==> flow/design.v <==
module keypad_encoder_4x4(input [7:0]data,output reg [3:0] encode_data);
  always @(data) begin
    case(data)
      8'h81: encode_data = 4'd0;
      8'h82: encode_data = 4'd1;
      8'h84: encode_data = 4'd2;
      8'h88: encode_data = 4'd3;
      8'h41: encode_data = 4'd4;
      8'h42: encode_data = 4'd5;
      8'h44: encode_data = 4'd6;
      8'h48: encode_data = 4'd7;
      8'h21: encode_data = 4'd8;
      8'h22: encode_data = 4'd9;
      8'h24: encode_data = 4'd10;
      8'h28: encode_data = 4'd11;
      8'h11: encode_data = 4'd12;
      8'h12: encode_data = 4'd13;
      8'h14: encode_data = 4'd14;
      8'h18: encode_data = 4'd15;
      default: encode_data = 4'd0;
  endcase
 end
endmodule
module keypad_scanner #(parameter rows_count=4, 
                        parameter cols_count=4)(input clk, rst, start, input [rows_count-1:0] rows, input ack, 
                                                output reg[cols_count-1:0] cols,output reg[cols_count+rows_count-1:0] data, output reg done);
  typedef enum {scan_rows, detect_row, wait_key_release} States_e;
  States_e state,nextState;
  always_ff @(posedge clk) begin: rst_clk_blk
    if(!rst) begin
      state <= scan_rows;
    end
    else
      state <= nextState;
  end:rst_clk_blk
  always_ff @(posedge clk) begin: Scanning
   if (!rst) begin 
      cols <= '0;
      cols[0] <= 1; 
   end
   else begin
   if(start == 1) begin:start_fsm
    case(state) 
      scan_rows: begin
                     if(rows == 0) begin
                       cols <= {cols[cols_count-2:0],cols[cols_count-1]}; 
                     end
      end
 endcase
   end
  end
  end:Scanning
  always_comb begin
     case(state) 
      scan_rows: begin 
                   data = '0;
                   done = 0;
                 end
      detect_row: begin 
                    if (ack == 0) begin data = {rows,cols};
                                        done = 1;
                                  end
                    else begin data = 0;
                               done = 0;
                  end
                end            
      wait_key_release: begin 
                   data = 0;
                   done = 0;
                 end  
      default: begin 
                   data = 0;
                   done = 0;
                 end  
    endcase
  end
  always_comb begin: state_change
   case(state) 
     scan_rows: begin
                 if(rows != 0 )
                      nextState = detect_row;
                 else
                      nextState = scan_rows;
     end
     detect_row: if(ack == 1) begin
                    nextState = wait_key_release;
                 end
                 else nextState = detect_row;
     wait_key_release: if(rows != 0) nextState = wait_key_release;
                       else          nextState = scan_rows;
     default: nextState = scan_rows;
   endcase
  end:state_change
endmodule
module keypad_controller #(parameter cols_count=4,parameter rows_count=4)(
                           input clk, rst, enable, ack,
                           output [cols_count-1:0] cols,
                           input [rows_count-1:0]rows,
                           output reg [3:0] encode_data,
                           output reg done);
  wire [cols_count+rows_count-1:0] data;
  keypad_scanner kpad_scanner(.clk(clk), .rst(rst), .start(enable), .rows(rows),.cols(cols),.data(data),.ack(ack),.done(done));
  keypad_encoder_4x4 kpad_encode(.data(data),.encode_data(encode_data));
endmodule
module alu #(parameter BCDdigits=2)(           input [3:0]operator,
					       input bit op1_sign,
					       input bit op2_sign,
                                               input [BCDdigits*4-1:0] operand1,operand2,
                                               output reg [BCDdigits*4*2-1:0]result,
                                               output reg sign);
  parameter plus     = 4'd10;
  parameter subtract = 4'd11;
  parameter mul      = 4'd12;
  parameter div      = 4'd13;
  always_comb begin
     sign = 0;
     case(operator) 
        plus: begin
             if(op1_sign == 0 && op2_sign == 0) begin
	     result =  operand1 + operand2;
             sign = 0;
	     end
	     else if(op1_sign == 0 && op2_sign == 1) begin
	     result =  operand1 - operand2;
             sign = 0;
	     end
	     else if(op1_sign == 1 && op2_sign == 0) begin
	       if (operand1 < operand2) begin
	         result =  operand2 - operand1;
                 sign = 0;
	       end
	       else begin
	         result = operand1 - operand2;
	         sign = 1;
	       end
	       end
	     else begin
	     result =  operand1 + operand2;
             sign = 1;
	     end
            end
        subtract: begin
             if(op1_sign == 0 && op2_sign == 0) begin
	      if (operand1 < operand2) begin
               result = operand2 - operand1;
               sign = 1;
             end
             else begin
               result = operand1 - operand2;
               sign = 0;
             end
             end
            else if(op1_sign == 1 && op2_sign == 1) begin
	      if (operand1 < operand2) begin
               result = operand2 - operand1;
               sign = 0;
             end
             else begin
               result = operand1 - operand2;
               sign = 1;
             end
             end
            else if(op1_sign == 0 && op2_sign == 1) begin
	       result = operand1 + operand2;
               sign = 0;
            end
            else begin
	       result = operand1 + operand2;
               sign = 1;
             end
            end
        mul: begin
             if(op1_sign == 0 && op2_sign == 0) begin
	      result =  operand1 * operand2;
              sign = 0;
	     end
	     else if(op1_sign == 0 && op2_sign == 1) begin
	     result =  operand1 * operand2;
             sign = 1;
	     end
	     else if(op1_sign == 1 && op2_sign == 0) begin
	     result =  operand1 * operand2;
             sign = 1;
	     end
	     else begin
	     result =  operand1 * operand2;
             sign = 0;
	     end
            end
        div: begin
               if(operand2 == 0) result = 0;      
               else  begin
             if(op1_sign == 0 && op2_sign == 0) begin
	      result =  operand1 / operand2;
              sign = 0;
	     end
	     else if(op1_sign == 0 && op2_sign == 1) begin
	     result =  operand1 / operand2;
             sign = 1;
	     end
	     else if(op1_sign == 1 && op2_sign == 0) begin
	     result =  operand1 / operand2;
             sign = 1;
	     end
	     else begin
	     result =  operand1 / operand2;
             sign = 0;
	     end
	       end
            end
        default: begin 
	          result = 0;
		  sign = 0;
		 end
      endcase
  end
endmodule
module BCD2binary #(parameter BCDdigits = 4)(input [BCDdigits*4-1:0] bcd,
                                             output reg [BCDdigits*4-1:0] binary);
 always @(bcd)begin
    binary = bcd[15:12]* 10'd1000 + bcd[11:8] * 8'd100 +bcd[7:4] * 8'd10 + bcd[3:0]; 
 end
endmodule
module binary2BCD(input [15:0] binary,
                  output reg [15:0] bcd);
  reg[3:0] digit1,digit2,digit3,digit4;
  integer counter;
  always @(binary) begin
      digit1 = 0;
      digit2 = 0;
      digit3 = 0;
      digit4 = 0;
      counter = 0;
   if(binary <= 16'h270f) begin   
    for (counter = 15; counter >= 0; counter = counter - 1) begin
      if(digit2 >= 5)  digit2 = digit2 + 3;
      if(digit3 >= 5)  digit3 = digit3 + 3;
      if(digit4 >= 5)  digit4 = digit4 + 3;
      digit1 = digit1 << 1;
      digit1[0] = digit2[3];
      digit2 = digit2 << 1;
      digit2[0] = digit3[3];
      digit3 = digit3 << 1;
      digit3[0] = digit4[3];
      digit4 = digit4 << 1;
      digit4[0] = binary[counter];  
    end
   bcd = {digit1,digit2,digit3,digit4};
  end
  else begin
    bcd = {4'h0,4'ha,4'hb,4'hb};
  end
  end
endmodule
`timescale 1 ns / 1 ns
module control_logic #(parameter BCDdigits=2)(input [3:0] data,
                                            input clk, rst, done,
                                            output reg ack,
                                            output reg [BCDdigits*4*2-1:0] display,
                                            output reg sign);
  typedef enum {start, receiveBCDdigits_set1, receiveOperation, receiveBCDdigits_set2, compute_and_continue, ack_BCDdigits_set1, ack_BCDdigits_set2, ack_operation} States_e;
  States_e state,nextState;
  reg [BCDdigits*4-1:0] operand1,operand2;
  reg [3:0] operator;
  reg op1_sign;
  wire [BCDdigits*4*2-1:0] op_bin1,op_bin2;
  wire [BCDdigits*4*2-1:0] op;
  wire op2_sign,alu_sign;
  reg [15:0] alu_op1,alu_op2;    
  reg [31:0] alu_result;
  reg [15:0] condt_result;
  assign condt_result = (alu_result > 32'd9999) ? '1:alu_result[15:0];
  assign op2_sign = '0;
  alu#(.BCDdigits(4)) alu(.operator(operator),.operand1(op_bin1),.operand2(op_bin2),.result(alu_result),.sign(alu_sign),.op1_sign(op1_sign),.op2_sign(op2_sign));  
  BCD2binary bb1(.bcd(alu_op1),.binary(op_bin1));
  BCD2binary bb2(.bcd(alu_op2),.binary(op_bin2));
  binary2BCD b2b(.binary(condt_result),.bcd(op));
  always_ff @(posedge clk) begin: rst_clk_blk
    if(!rst) begin
     state <= start;
    end
    else
      state <= nextState;
  end:rst_clk_blk
 always @(posedge clk) begin:fsm_logic
      case(state)
        start:   begin  ack <= '0;
                   operand1 <= '0;
                   operand2 <= '0;
                   operator <= '0;
                   alu_op1  <= '0;
                   alu_op2  <= '0; 
                   op1_sign <= '0;
                 end
        receiveBCDdigits_set1: begin 
                            ack <= 1;
                            if(data <= 4'd9) begin   
                              operand1 <= {operand1[BCDdigits*4-4-1:0],data};   
                            end
                            sign <= 0;
                           end
        ack_BCDdigits_set1: 
                            begin 
                               ack <= 0;
                               alu_op1 <= operand1;
                               display <= operand1;
                            end
        receiveOperation: begin
                           ack <= 1;
                           operator <= data[3:0];   
                          end
        ack_operation: 
                       begin 
                          ack <= 0;
                       end
        receiveBCDdigits_set2: begin 
                           ack <= 1;
                             operand2 <= {operand2[BCDdigits*4-4-1:0],data};   
                           sign <= 0;
                         end
        ack_BCDdigits_set2: 
                            begin
                              ack <= 0;
			      sign <= 0;
                              display <= operand2;
                              alu_op2 <= operand2;
                            end
        compute_and_continue: begin 
                         ack <= 1;
                         if(data >=4'd9) begin   
                           if(op != 16'habb) alu_op1 <= op;
                           else alu_op1 <= 0;
                           op1_sign <= alu_sign;
                           operand2 <= '0;
                           alu_op2 <= '0;
                           operator <= data[3:0];
                           display <= op; 
			   sign <= alu_sign;
                         end
                   end
        endcase
  end:fsm_logic
  always_comb begin: always_comb_nextstate
    case(state)
         start:           if(done == 1) nextState = receiveBCDdigits_set1;
                          else nextState = start;
        receiveBCDdigits_set1: 
                          if (done == 1) nextState = ack_BCDdigits_set1;
                          else nextState = receiveBCDdigits_set1;
        ack_BCDdigits_set1: 
                         if(done == 1 && data <= 4'd9) 
                           nextState = receiveBCDdigits_set1;
                         else if (done == 1 && data <=4'd13) 
                           nextState = receiveOperation;
                         else if(done ==1)
                           nextState = start;
                         else nextState = ack_BCDdigits_set1;
        receiveOperation:
                          if(done == 1) nextState = ack_operation;
                          else nextState = receiveOperation;
        ack_operation: 
                     if(done==1)
                       nextState = receiveBCDdigits_set2;
                     else nextState = ack_operation;
        receiveBCDdigits_set2:
                          if (done == 1) nextState = ack_BCDdigits_set2;
                          else nextState = receiveBCDdigits_set2;
        ack_BCDdigits_set2:
                         if(done == 1 && data <= 4'd9) 
                           nextState = receiveBCDdigits_set2;
                         else if (done == 1 && data <= 4'd14) 
                           nextState = compute_and_continue;
                         else if(done ==1)
                           nextState = start;
                         else nextState = ack_BCDdigits_set2;
        compute_and_continue: if (data <= 4'd13)
                           nextState = ack_operation;
                         else if (done == 1)
                           nextState = start;
                         else nextState = compute_and_continue;
        default : nextState = start;       
        endcase
  end: always_comb_nextstate
endmodule
module BCD2seg7 (input [3:0] bcd,
                 output reg [7:0]leds);
	always @(bcd)
		case (bcd)      
			4'h0: leds = 8'b0111_1110;
	   		4'h1: leds = 8'b0011_0000;
			4'h2: leds = 8'b0110_1101;
			4'h3: leds = 8'b0111_1001;
			4'h4: leds = 8'b0011_0011;
			4'h5: leds = 8'b0101_1011;
			4'h6: leds = 8'b0101_1111;
			4'h7: leds = 8'b0111_0000;
			4'h8: leds = 8'b0111_1111;
			4'h9: leds = 8'b0111_1011;
			4'ha: leds = 8'b0100_1111;   
			4'hb: leds = 8'b0000_0101;   
			default: leds = 8'b0000_0000;
		endcase
endmodule
module display #(parameter BCDdigits = 2)(input [BCDdigits*4*2-1:0] display_data,
                                          output wire [7:0]seven_seg_data1,seven_seg_data2,seven_seg_data3,seven_seg_data4);
 BCD2seg7 disp1(.bcd(display_data[15:12]),.leds(seven_seg_data1));
 BCD2seg7 disp2(.bcd(display_data[11:8]),.leds(seven_seg_data2));
 BCD2seg7 disp3(.bcd(display_data[7:4]),.leds(seven_seg_data3));
 BCD2seg7 disp4(.bcd(display_data[3:0]),.leds(seven_seg_data4));
endmodule
`timescale 1 ns / 1 ns
module calculator #(parameter BCDdigits = 2,parameter cols_count=4,parameter rows_count=4)(
                                                                                          input clk,rst,start,
                                                                                          output [cols_count-1:0] cols,
                                                                                          input [rows_count-1:0] rows,
                                                                                          output reg [7:0] digit1,digit2,digit3,digit4,
                                                                                          output reg sign);
  wire [BCDdigits*4*2-1:0] display;
  wire [3:0]encode_data;
  wire done,ack;
  keypad_controller kpad_controller(.clk(clk), .rst(rst), .enable(start), .ack(ack),.cols(cols),.rows(rows),.encode_data(encode_data),.done(done));
  control_logic control_logic(.data(encode_data), .clk(clk), .rst(rst), .done(done), .ack(ack), .display(display),.sign(sign));
  display disp(.display_data(display[15:0]),.seven_seg_data1(digit1),.seven_seg_data2(digit2),.seven_seg_data3(digit3),.seven_seg_data4(digit4));
 endmodule
# From RTL to reports: calculator
# Each step is given for the RTL above and for the edited RTL.
# "before" refers to lines of the RTL above, "after" to lines of the edited file.
# "change": "after" minus "before" as printed here. "rel_change_pct": 100 x difference / "before".
# Cell names lack the library's common part.
# Not given: n/a
# setup
design	calculator
clock_port	clk
cell_library	sky130hd
pvt_corner	tt_025C_1v80

# The edit
# The edit as a unified diff against the file above.
# The edit is scripted: it alters the design's behaviour and was not made to optimise anything.
# begin of diff
@@ -413,7 +413,9 @@
                                                                                           input clk,rst,start,
                                                                                           output [cols_count-1:0] cols,
-                                                                                          input [rows_count-1:0] rows,
+                                                                                          input [rows_count-1:0] rows_in,
                                                                                           output reg [7:0] digit1,digit2,digit3,digit4,
                                                                                           output reg sign);
+  reg [rows_count-1:0] rows;
+  always @(posedge clk) rows <= rows_in;
   wire [BCDdigits*4*2-1:0] display;
   wire [3:0]encode_data;
# end of diff

# Word level
# Yosys after proc, flatten, opt, wreduce and memory -nomap, before mapping. Print and check cells are not counted. Equal cells are merged and count once.
# Yosys's memory passes give these memory sizes; they may raise the number of words (mostly to a power of two), join words into wider ones and drop unused or constant bits.
# op_classes
item	before	after	change	rel_change_pct
n_reduce_logical	29	29	0	0.00
mux	144	144	0	0.00
shifts	0	0	0	n/a
cmp	51	51	0	0.00
addsub	53	53	0	0.00
n_mul	7	7	0	0.00
n_logic	0	0	0	n/a
n_div	1	1	0	0.00
equal	31	31	0	0.00
# Unchanged operator kinds not shown: 56.
# bits
item	before	after	change	rel_change_pct
out_inout_bits	37	37	0	0.00
latchBits	0	0	0	n/a
ff_bits	139	143	4	2.88
memories	4	4	0	0.00
rom_bits	448	448	0	0.00
clocked_rd_ports_x_width	28	28	0	0.00
in_bits	7	7	0	0.00
word_cells	333	334	1	0.30
ramBits	0	0	0	n/a
# mem_list
item	before	after
mem_shapes	16 x 7 bit 1R0W; 16 x 7 bit 1R0W; 16 x 7 bit 1R0W; 16 x 7 bit 1R0W	16 x 7 bit 1R0W; 16 x 7 bit 1R0W; 16 x 7 bit 1R0W; 16 x 7 bit 1R0W

# Depth
# Yosys ltp: most cells in a row. Word level: on the elaborated netlist, between registers, memories and ports. Mapped: between sequential cells and ports; inverters and the memories' decode and read muxes count.
# depth
item	before	after	change	rel_change_pct
word_depth	61	61	0	0.00
abc_area	0	0	n/a	n/a
mapped_depth	473	457	-16	-3.38
depth_no_buf	431	427	-4	-0.93

# Synthesis result
# Source: synth_stat.txt of the flow (Yosys; design flattened, memories mapped). It holds for the ABC_AREA given above (unset counts as 0); a run with the other value may have another netlist.
# types
cell	before	after	change	rel_change_pct
a21oi_1	258	314	56	21.71
o21ai_0	142	185	43	30.28
a21o_1	81	117	36	44.44
inv_1	349	324	-25	-7.16
and2_1	88	112	24	27.27
a211oi_1	43	65	22	51.16
nor2b_1	32	54	22	68.75
nor2_1	498	519	21	4.22
o211ai_1	45	63	18	40.00
o21a_1	205	188	-17	-8.29
mux2i_1	68	52	-16	-23.53
mux2_2	56	72	16	28.57
nand2_1	421	436	15	3.56
nor3_1	261	247	-14	-5.36
nand2b_1	52	66	14	26.92
nand4_1	41	54	13	31.71
o31ai_1	105	93	-12	-11.43
a22o_1	21	11	-10	-47.62
# Unchanged cell types not shown: 21.
# Not every row of either side is listed.
# synth_totals
item	before	after	change	rel_change_pct
seq_area_um2	2712.6	2792.7	80.1	2.95
ff_cells	106	110	4	3.77
synth_area_um2	36546.3	38394.3	1848.0	5.06
cell_count	4883	5165	282	5.78
# The figures by module come from a second, unflattened synthesis with its own total; it is not the netlist above.
# hier_totals
item	before	after	change	rel_change_pct
hier_cells	6104	5974	-130	-2.13
area_unflattened_um2	46265.6	45496.1	-769.5	-1.66
# Rows give one instance, submodules left out.
# modules_before
mod	mod_area_um2	n_inst	n_cells
alu #(BCDdigits=4)	33492.1	1	4579
binary2BCD	4838.4	1	733
BCD2binary	1636.6	2	184
control_logic	3125.5	1	231
BCD2seg7	269.0	4	35
keypad_scanner	335.3	1	36
keypad_encoder_4x4	125.1	1	17
calculator	0.0	1	0
display	0.0	1	0
keypad_controller	0.0	1	0
# modules_after
mod	mod_area_um2	n_inst	n_cells
alu #(BCDdigits=4)	32642.6	1	4445
binary2BCD	4838.4	1	733
BCD2binary	1636.6	2	184
control_logic	3125.5	1	231
BCD2seg7	269.0	4	35
keypad_scanner	335.3	1	36
keypad_encoder_4x4	125.1	1	17
calculator	80.1	1	4
display	0.0	1	0
keypad_controller	0.0	1	0

# Timing after synthesis
# Source: OpenSTA report_checks on the synthesized netlist (no wires, ideal clock, input and output delay 20% of the period each), path of least setup slack; recovery checks are left aside. Register names are those of the netlist, which keeps one name where synthesis merged equal registers.
# synth_timing
item	before	after	change	rel_change_pct
path_type	reg-to-reg	reg-to-reg	n/a	n/a
startpoint	register control_logic.alu_op2[6]	register control_logic.alu_op2[6]	n/a	n/a
endpoint	register (name not given)	register (name not given)	n/a	n/a
stages	443	421	-22	-4.97
slack_ps	-1116	1845	2961	n/a
n_path_buf	44	37	-7	-15.91
clock_period_ps	85000	85000	0	0.00
delay_ps	86116	83155	-2961	-3.44
launch_ps	0	0	0	n/a
arrival_ps	86046	83080	-2966	-3.45
synth_period_reached_ps	86116	83155	-2961	-3.44
# "delay_ps" = arrival - input delay + setup time.
# "stages": output pins that drive a net of the path, with the launching flip-flop's if there is one; two outputs of one cell count as two.
# "synth_period_reached_ps" is the clock period less the worst setup slack; recovery checks do not enter. This is arithmetic on one report: input and output delays are still those of the set period (20% each).
# At most two assigning lines are given for a register; there are more.
# synth_via_before
path_cell_list	edfxtp_1 -> ha_1 -> inv_1 -> fa_1 -> inv_1 -> ha_1 -> fa_1 -> inv_1 -> nand2_1 -> nor3_1 -> ha_1 -> o21a_1 -> o22ai_1 -> o311ai_1 -> and3_1 -> ha_1 -> a21o_1 -> a21oi_1 -> [... 407 more ...] -> a21oi_1 -> nor2b_1 -> o21ai_0 -> nand2b_1 -> a21oi_1 -> o2111ai_1 -> a2111oi_0 -> nand4_1 -> a2111oi_0 -> nand4_1 -> o31a_1 -> and2_1 -> a211oi_1 -> o21a_1 -> inv_1 -> ha_1 -> o21a_1 -> a21oi_1
# synth_lines_before
item	line_no	rtl
start, declared	269	reg [15:0] alu_op1,alu_op2;
start, assigned	292	alu_op2  <= '0;
start, assigned	326	alu_op2 <= operand2;
# before: Chain of elaborated cells between the ends: none given.
# synth_via_after
path_cell_list	edfxtp_1 -> ha_1 -> inv_1 -> fa_1 -> inv_1 -> ha_1 -> fa_1 -> clkbuf_1 -> inv_1 -> nand2_1 -> a21o_1 -> a21oi_1 -> ha_1 -> nor4_1 -> o221ai_1 -> and3_1 -> ha_1 -> or3_1 -> [... 385 more ...] -> nor2b_1 -> o21ai_0 -> nand2b_1 -> a21oi_1 -> nor2b_1 -> o21ai_0 -> nand2b_1 -> a21oi_1 -> nand3_1 -> and4b_1 -> nand4_1 -> a2111oi_0 -> a22o_1 -> o21ai_1 -> mux2_2 -> ha_1 -> mux2_1 -> o22ai_1
# synth_lines_after
item	line_no	rtl
start, declared	269	reg [15:0] alu_op1,alu_op2;
start, assigned	292	alu_op2  <= '0;
start, assigned	326	alu_op2 <= operand2;
# after: Chain of elaborated cells between the ends: none given.

# Timing after layout
# Path of least setup slack in the final report of the runs of set A (OpenROAD, finished layout, wires in). Where an end is a register, its clock arrival counts in the times.
# The path's times are printed in steps of 10 ps; the period is the one set.
# layout_timing
item	before	after	change	rel_change_pct
path_type	reg-to-reg	reg-to-reg	n/a	n/a
startpoint	register control_logic.alu_op2[6]	register control_logic.alu_op2[6]	n/a	n/a
endpoint	register (name not given)	register (name not given)	n/a	n/a
n_path_buf	8	13	5	62.50
stages	409	407	-2	-0.49
launch_ps	350	360	10	2.86
arrival_ps	80460	79400	-1060	-1.32
clock_period_ps	85000	85000	0	0.00
slack_ps	4820	5800	980	n/a
# At most two assigning lines are given for a register; there are more.
# layout_via_before
path_cell_list	edfxtp_1 -> ha_1 -> inv_1 -> fa_1 -> inv_1 -> ha_1 -> fa_2 -> and2_1 -> a21oi_4 -> nor2_2 -> nand2_2 -> nor2_1 -> ha_1 -> or3_1 -> o22a_2 -> mux2i_1 -> and3_1 -> ha_1 -> [... 373 more ...] -> nor2b_1 -> o21ai_0 -> nand2b_1 -> a21oi_1 -> o2111ai_1 -> a2111oi_1 -> nand4_1 -> a2111oi_1 -> nand4_1 -> o31a_1 -> and2_1 -> a211oi_2 -> o21a_2 -> inv_1 -> ha_1 -> mux2i_1 -> nand2b_1 -> o21ai_1
# layout_lines_before
item	line_no	rtl
start, declared	269	reg [15:0] alu_op1,alu_op2;
start, assigned	292	alu_op2  <= '0;
start, assigned	326	alu_op2 <= operand2;
# before: Chain of elaborated cells between the ends: none given.
# layout_via_after
path_cell_list	edfxtp_1 -> ha_1 -> inv_1 -> fa_1 -> inv_1 -> ha_1 -> fa_1 -> xor2_1 -> buf_4 -> inv_2 -> nand2_1 -> a21o_1 -> a21oi_1 -> ha_1 -> o211ai_1 -> and2_1 -> o211ai_1 -> and3_1 -> [... 371 more ...] -> o21ai_0 -> and2_1 -> inv_1 -> ha_1 -> inv_1 -> a211oi_2 -> nor3_1 -> ha_1 -> nor4_1 -> o21ai_1 -> mux2_2 -> nor2_1 -> a31oi_4 -> inv_1 -> ha_1 -> inv_1 -> mux2i_1 -> o22ai_1
# layout_lines_after
item	line_no	rtl
start, declared	269	reg [15:0] alu_op1,alu_op2;
start, assigned	292	alu_op2  <= '0;
start, assigned	326	alu_op2 <= operand2;
# after: Chain of elaborated cells between the ends: none given.

# Measured runs
# Runs of the flow (Yosys, OpenROAD) on both versions; the two runs of a pair have the same settings. The constraints put input and output delay at 20% of the set period each and load the outputs with 0.01 pF.
# settings_set_A
CORE_UTILIZATION	40
period_ns	85.0
CAP_MARGIN	20
CORE_MARGIN	2
SLEW_MARGIN	20
# results_set_A
item	before	after	change	rel_change_pct
achievedPeriod_ps	80179	79200	-979	-1.22
design.die.area_um2	93798.3	98479.9	4681.6	4.99
yosys_chip_area_um2	36546.3	38394.3	1848.0	5.06
finalUtil_frac	0.446	0.441	-0.005	n/a
worst_setup_slack_ps	4821	5800	979	n/a
# settings_set_B
CORE_ASPECT_RATIO	1.1
CORE_MARGIN	10
CORE_UTILIZATION	18
GPL_ROUTABILITY_DRIVEN	1
GPL_TIMING_DRIVEN	1
MAX_ROUTING_LAYER	met4
PLACE_DENSITY	0.6
SETUP_SLACK_MARGIN	-2.0
TNS_END_PERCENT	75
period_ns	65.7
CAP_MARGIN	20
SLEW_MARGIN	20
# results_set_B
item	before	after	change	rel_change_pct
achievedPeriod_ps	71983	67974	-4009	-5.57
design.die.area_um2	221479.0	232194.0	10715.0	4.84
yosys_chip_area_um2	36546.3	38394.3	1848.0	5.06
finalUtil_frac	0.281	0.28	-0.001	n/a
worst_setup_slack_ps	-6283	-2274	4009	n/a
# "achievedPeriod_ps" = clock period - worst setup slack. The figure is calculated, with input and output delays left at 20% of the set period.
